==> flow/design.v <==
module top#(parameter m = 7)(
    input clk,
    input signed [m-1:0]noise_in,
    output reg signed [2*m-1:0]filter_out
);
    localparam signed [m-1:0] tap0 = 5;
    localparam signed [m-1:0] tap1 = 8;
    localparam signed [m-1:0] tap2 = 11;
    localparam signed [m-1:0] tap3 = 15;
    localparam signed [m-1:0] tap4 = 17;
    localparam signed [m-1:0] tap5 = 18;
    localparam signed [m-1:0] tap6 = 17;
    localparam signed [m-1:0] tap7 = 15;
    localparam signed [m-1:0] tap8 = 11;
    localparam signed [m-1:0] tap9 = 8;
    localparam signed [m-1:0] tap10 = 5;
    reg signed [m-1:0] register_0;
    reg signed [m-1:0] register_1;
    reg signed [m-1:0] register_2;
    reg signed [m-1:0] register_3;
    reg signed [m-1:0] register_4;
    reg signed [m-1:0] register_5;
    reg signed [m-1:0] register_6;
    reg signed [m-1:0] register_7;
    reg signed [m-1:0] register_8;
    reg signed [m-1:0] register_9;
    always@(posedge clk) begin
        register_0 <= noise_in;
        register_1 <= register_0;
        register_2 <= register_1;
        register_3 <= register_2;
        register_4 <= register_3;
        register_5 <= register_4;
        register_6 <= register_5;
        register_7 <= register_6;
        register_8 <= register_7;
        register_9 <= register_8;  
        filter_out <=  noise_in * tap0 +
                            register_0 * tap1 +
                            register_1 * tap2 +
                            register_2 * tap3 +
                            register_3 * tap4 +
                            register_4 * tap5 +
                            register_5 * tap6 +
                            register_6 * tap7 +
                            register_7 * tap8 +
                            register_8 * tap9 +
                            register_9 * tap10;
    end
endmodule
From RTL to reports: top
What the tools print for top, step after step. Line numbers count from 1 in the design file above. Not given: -

Top: top. Clock input: clk. Cell library: sky130hd. Corner: tt_025C_1v80.

Word-level counts
Counts by Yosys on the flattened word-level netlist (proc, flatten, opt, wreduce; memories kept). Register bits leave out memories and registers merged into their read ports (data or address); mux counts leave out enables and synchronous resets folded into registers. Print and check cells are left out. Cells with the same type and inputs are merged into one.

The entry for register bits reads 84. The figure for input bits is 8. The entry for output and inout bits reads 14. Under word-level cells stands 30.

Add/subtract/negate cells: 10. The entry for multipliers reads 9.

Operator list (number): multiplier 7 x 5 -> 12 bit (second input constant) (5); multiplier 7 x 6 -> 13 bit (second input constant) (2); multiplier 7 x 4 -> 11 bit (second input constant) (2); adder 14 x 13 -> 14 bit (3); adder 14 x 12 -> 14 bit (2); adder 13 x 12 -> 14 bit (1); adder 14 x 10 -> 14 bit (1); adder 14 x 11 -> 14 bit (1); adder 12 x 12 -> 13 bit (1); adder 11 x 10 -> 12 bit (1).

Longest topological paths
Longest topological path by Yosys (ltp), each cell counted once; first at word level (registers and memories cut), then after technology mapping (sequential cells cut; the memories' decode and read muxes count).

The entry for word-level depth reads 11. Under ABC_AREA stands 1. Mapped depth: 30. The figure for gate-level depth less buffers is 30.

Synthesis result
Source: synth_stat.txt of the flow (Yosys; design flattened, memories mapped). It holds for the ABC_AREA given above (unset counts as 0); a run with the other value may have another netlist.

Cells by type: sky130_fd_sc_hd__fa_1 (number 186, total area 3.72E+03 um^2); sky130_fd_sc_hd__ha_1 (number 163, total area 2.04E+03 um^2); sky130_fd_sc_hd__dfxtp_1 (number 84, total area 1.68E+03 um^2); sky130_fd_sc_hd__inv_1 (number 340, total area 1.28E+03 um^2); sky130_fd_sc_hd__nand2_1 (number 63, total area 236.477 um^2); sky130_fd_sc_hd__xor2_1 (number 13, total area 113.859 um^2); sky130_fd_sc_hd__nand3_1 (number 14, total area 70.067 um^2); sky130_fd_sc_hd__a21oi_1 (number 13, total area 65.062 um^2); sky130_fd_sc_hd__xnor2_1 (number 6, total area 52.55 um^2); sky130_fd_sc_hd__nand2_2 (number 6, total area 37.536 um^2); sky130_fd_sc_hd__o21ai_0 (number 5, total area 25.024 um^2); sky130_fd_sc_hd__or2_2 (number 4, total area 25.024 um^2); sky130_fd_sc_hd__nand3_2 (number 2, total area 20.019 um^2); sky130_fd_sc_hd__nor3_2 (number 1, total area 10.01 um^2); sky130_fd_sc_hd__a21oi_2 (number 1, total area 8.758 um^2); sky130_fd_sc_hd__o21ai_2 (number 1, total area 8.758 um^2); sky130_fd_sc_hd__clkbuf_1 (number 2, total area 7.507 um^2); sky130_fd_sc_hd__nand3b_1 (number 1, total area 7.507 um^2).

Not listed: further types 4, cells in them 4.

Standard cells after synthesis: 909. Under synthesis area stands 0.0094278 mm^2. For sequential part of the area the number is 0.0016816 mm^2. The figure for flip-flop cells is 84.

Timing after synthesis
Path of least setup slack by OpenSTA after synthesis, without wires, with an ideal clock, recovery checks aside; 20% of the period is set as input and as output delay. Where synthesis merged equal registers, the netlist keeps one of their names.

Path type: input to register. Start: in noise_in[6]. End: reg filter_out[13]. Clock period: 10.0 ns. For input delay the number is 2.000 ns. For library setup time the number is 0.112 ns. Launch time at the first pin: 2.000 ns. Under data arrival time stands 7.758 ns. The figure for required time is 9.888 ns. The figure for path slack is 2.130 ns. The figure for path delay is 5.870 ns. Under stages on the path stands 26. The entry for path buffers reads 0. For period reached after synthesis the number is 7.87 ns.

"path delay" is the arrival time less input delay plus setup time. "stages on the path" counts driving pins, that of a launching flip-flop among them; a cell with two outputs on the path counts twice. "period reached after synthesis" = period - worst setup slack (recovery checks aside). The figure is calculated, with input and output delays left at 20% of the set period. Between the ends stands the longest chain of elaborated cells between them, by number of cells; it is not shown to be the way that was timed. Of several equally long chains one is given. Each line given opens the expression or statement behind the cell; cells for indexed reads and writes are added by Yosys, which also makes memories of some case tables.

Cell sequence: sky130_fd_sc_hd__inv_1 > sky130_fd_sc_hd__fa_1 > sky130_fd_sc_hd__inv_1 > sky130_fd_sc_hd__ha_1 > sky130_fd_sc_hd__fa_1 > sky130_fd_sc_hd__fa_1 > sky130_fd_sc_hd__inv_1 > sky130_fd_sc_hd__fa_1 > sky130_fd_sc_hd__inv_1 > sky130_fd_sc_hd__fa_1 > sky130_fd_sc_hd__fa_1 > sky130_fd_sc_hd__fa_1 > sky130_fd_sc_hd__inv_1 > sky130_fd_sc_hd__fa_1 > sky130_fd_sc_hd__inv_1 > sky130_fd_sc_hd__ha_1 > sky130_fd_sc_hd__a21oi_2 > sky130_fd_sc_hd__o21ai_2 > sky130_fd_sc_hd__nand2_1 > sky130_fd_sc_hd__nand3_1 > sky130_fd_sc_hd__nand2_1 > sky130_fd_sc_hd__nand2_1 > sky130_fd_sc_hd__a21oi_1 > sky130_fd_sc_hd__inv_1 > sky130_fd_sc_hd__nand3_1 > sky130_fd_sc_hd__nand2_1. Under length of the longest elaborated chain stands 11. The figure for elaborated cells between the ends (all ways) is 11. RTL lines with such cells: 1. Classes of those cells: add/sub: 10; mul: 1.

RTL lines, path post-synthesis: from (decl) (RTL line 3) `input signed [m-1:0]noise_in,`; multiplier 7 x 4 -> 11 bit (RTL line 38) `filter_out <=  noise_in * tap0 +`; adder 11 x 10 -> 12 bit (RTL line 38); adder 12 x 12 -> 13 bit (RTL line 38); adder 13 x 12 -> 14 bit (RTL line 38); adder 14 x 13 -> 14 bit (3 in a row) (RTL line 38); adder 14 x 12 -> 14 bit (2 in a row) (RTL line 38); adder 14 x 10 -> 14 bit (RTL line 38); adder 14 x 11 -> 14 bit (RTL line 38); to (assign) (RTL line 38); to (decl) (RTL line 4) `output reg signed [2*m-1:0]filter_out`.

Worst path after layout
From the final timing report of run 1: the path of least setup slack in the routed layout; clock arrival at registers is part of the times.

Path type: input to register. Start: in noise_in[6]. End: reg filter_out[13]. Clock period: 10.0 ns. For input delay the number is 2.00 ns. For library setup time the number is 0.10 ns. Launch time at the first pin: 2.00 ns. Under data arrival time stands 7.89 ns. The figure for required time is 10.26 ns. The figure for path slack is 2.36 ns. Under stages on the path stands 27. The entry for path buffers reads 1.

Between the ends stands the longest chain of elaborated cells between them, by number of cells; it is not shown to be the way that was timed. Of several equally long chains one is given.

Cell sequence: sky130_fd_sc_hd__buf_12 > sky130_fd_sc_hd__clkinvlp_4 > sky130_fd_sc_hd__fa_1 > sky130_fd_sc_hd__inv_2 > sky130_fd_sc_hd__ha_4 > sky130_fd_sc_hd__fa_2 > sky130_fd_sc_hd__fa_1 > sky130_fd_sc_hd__inv_2 > sky130_fd_sc_hd__fa_1 > sky130_fd_sc_hd__inv_2 > sky130_fd_sc_hd__fa_1 > sky130_fd_sc_hd__fa_2 > sky130_fd_sc_hd__fa_1 > sky130_fd_sc_hd__inv_2 > sky130_fd_sc_hd__fa_1 > sky130_fd_sc_hd__inv_2 > sky130_fd_sc_hd__ha_4 > sky130_fd_sc_hd__inv_2 > sky130_fd_sc_hd__nor3_4 > sky130_fd_sc_hd__nand2_2 > sky130_fd_sc_hd__nand3_4 > sky130_fd_sc_hd__nand2_2 > sky130_fd_sc_hd__nand2_2 > sky130_fd_sc_hd__a21oi_2 > sky130_fd_sc_hd__inv_1 > sky130_fd_sc_hd__nand3_1 > sky130_fd_sc_hd__nand2_1. Under length of the longest elaborated chain stands 11. The figure for elaborated cells between the ends (all ways) is 11. RTL lines with such cells: 1. Classes of those cells: add/sub: 10; mul: 1.

RTL lines, path after layout: from (decl) (RTL line 3) `input signed [m-1:0]noise_in,`; multiplier 7 x 4 -> 11 bit (RTL line 38) `filter_out <=  noise_in * tap0 +`; adder 11 x 10 -> 12 bit (RTL line 38); adder 12 x 12 -> 13 bit (RTL line 38); adder 13 x 12 -> 14 bit (RTL line 38); adder 14 x 13 -> 14 bit (3 in a row) (RTL line 38); adder 14 x 12 -> 14 bit (2 in a row) (RTL line 38); adder 14 x 10 -> 14 bit (RTL line 38); adder 14 x 11 -> 14 bit (RTL line 38); to (assign) (RTL line 38); to (decl) (RTL line 4) `output reg signed [2*m-1:0]filter_out`.

Measured results for top: 2 stored runs of the Yosys and OpenROAD flow on sky130hd. The settings differ; the order carries no meaning. The constraints put input and output delay at 20% of the set period each and load the outputs with 0.01 pF. "reached clock period" is the run's clock period less its worst setup slack. It is reckoned from that one timing run; input and output delays stay at 20% of the period that was set. "allowed time less slack (worst setup path)" means the part of the period allowed to the worst setup path (the constraints hold back 20% at inputs and 20% at outputs) less its slack; where the path has registers, the arrival times of their clocks count too.

Files of run 1:
==> flow/run.sh <==
#!/bin/bash
# the make line also repeats the synthesis and layout settings of config.mk as NAME=value (left out here)
make -C /OpenROAD-flow-scripts/flow DESIGN_CONFIG=/design/flow/config.mk WORK_HOME=/design/flow/orfs CLKGATE_MAP_FILE= finish
==> flow/config.mk <==
export PLATFORM = sky130hd
export DESIGN_NAME = top
export DESIGN_NICKNAME = top
export VERILOG_FILES = /design/flow/design.v
export SDC_FILE = /design/flow/constraint.sdc
export NUM_CORES = 4
export LEC_CHECK = 0
export ABC_AREA = 1
export CAP_MARGIN = 20
export CELL_PAD_IN_SITES_DETAIL_PLACEMENT = 2
export CELL_PAD_IN_SITES_GLOBAL_PLACEMENT = 1
export CORE_MARGIN = 2
export CORE_UTILIZATION = 33
export CTS_CLUSTER_DIAMETER = 288
export GPL_ROUTABILITY_DRIVEN = 0
export GPL_TIMING_DRIVEN = 0
export SETUP_SLACK_MARGIN = 2.35
export SLEW_MARGIN = 0
export TNS_END_PERCENT = 5
==> flow/constraint.sdc <==
create_clock -name core_clock -period 10.0 [get_ports {clk}]
set_input_delay 2.0000 -clock core_clock [delete_from_list [all_inputs] [get_ports {clk}]]
set_output_delay 2.0000 -clock core_clock [all_outputs]
set_load 0.01 [all_outputs]

Results of run 1. The standard-cell area after routing is 0.0107791 mm^2. The cell area after synthesis is 0.0094278 mm^2. The setup slack of the worst path is 2.365 ns. The lowest hold slack is 0.354 ns. For the reached clock period the run shows 7.635 ns. The measured overall die area is 0.0299377 mm^2. The utilization stands at 38.6 %. The measured post-route setup TNS is 0.000 ns. The allowed time less slack (worst setup path) is 5.64 ns. Critical path kind: input to register.

Files of run 2:
==> flow/run.sh <==
#!/bin/bash
# the make line also repeats the synthesis and layout settings of config.mk as NAME=value (left out here)
make -C /OpenROAD-flow-scripts/flow DESIGN_CONFIG=/design/flow/config.mk WORK_HOME=/design/flow/orfs CLKGATE_MAP_FILE= finish
==> flow/config.mk <==
export PLATFORM = sky130hd
export DESIGN_NAME = top
export DESIGN_NICKNAME = top
export VERILOG_FILES = /design/flow/design.v
export SDC_FILE = /design/flow/constraint.sdc
export NUM_CORES = 4
export LEC_CHECK = 0
export ABC_AREA = 0
export CAP_MARGIN = 40
export CELL_PAD_IN_SITES_DETAIL_PLACEMENT = 2
export CELL_PAD_IN_SITES_GLOBAL_PLACEMENT = 2
export CORE_MARGIN = 2
export CORE_UTILIZATION = 30
export CTS_CLUSTER_DIAMETER = 345
export GPL_ROUTABILITY_DRIVEN = 1
export GPL_TIMING_DRIVEN = 0
export HOLD_SLACK_MARGIN = 0.01
export MAX_ROUTING_LAYER = met4
export MIN_ROUTING_LAYER = met2
export SLEW_MARGIN = 0
export TNS_END_PERCENT = 5
==> flow/constraint.sdc <==
create_clock -name core_clock -period 10.0 [get_ports {clk}]
set_input_delay 2.0000 -clock core_clock [delete_from_list [all_inputs] [get_ports {clk}]]
set_output_delay 2.0000 -clock core_clock [all_outputs]
set_load 0.01 [all_outputs]

Results of run 2. The standard-cell area after routing is 0.0102636 mm^2. The cell area after synthesis is 0.0092526 mm^2. The setup slack of the worst path is 1.151 ns. The lowest hold slack is 0.344 ns. For the reached clock period the run shows 8.849 ns. The measured overall die area is 0.0322633 mm^2. The utilization stands at 33.6 %. The measured post-route setup TNS is 0.000 ns. The allowed time less slack (worst setup path) is 6.85 ns. Critical path kind: input to register.
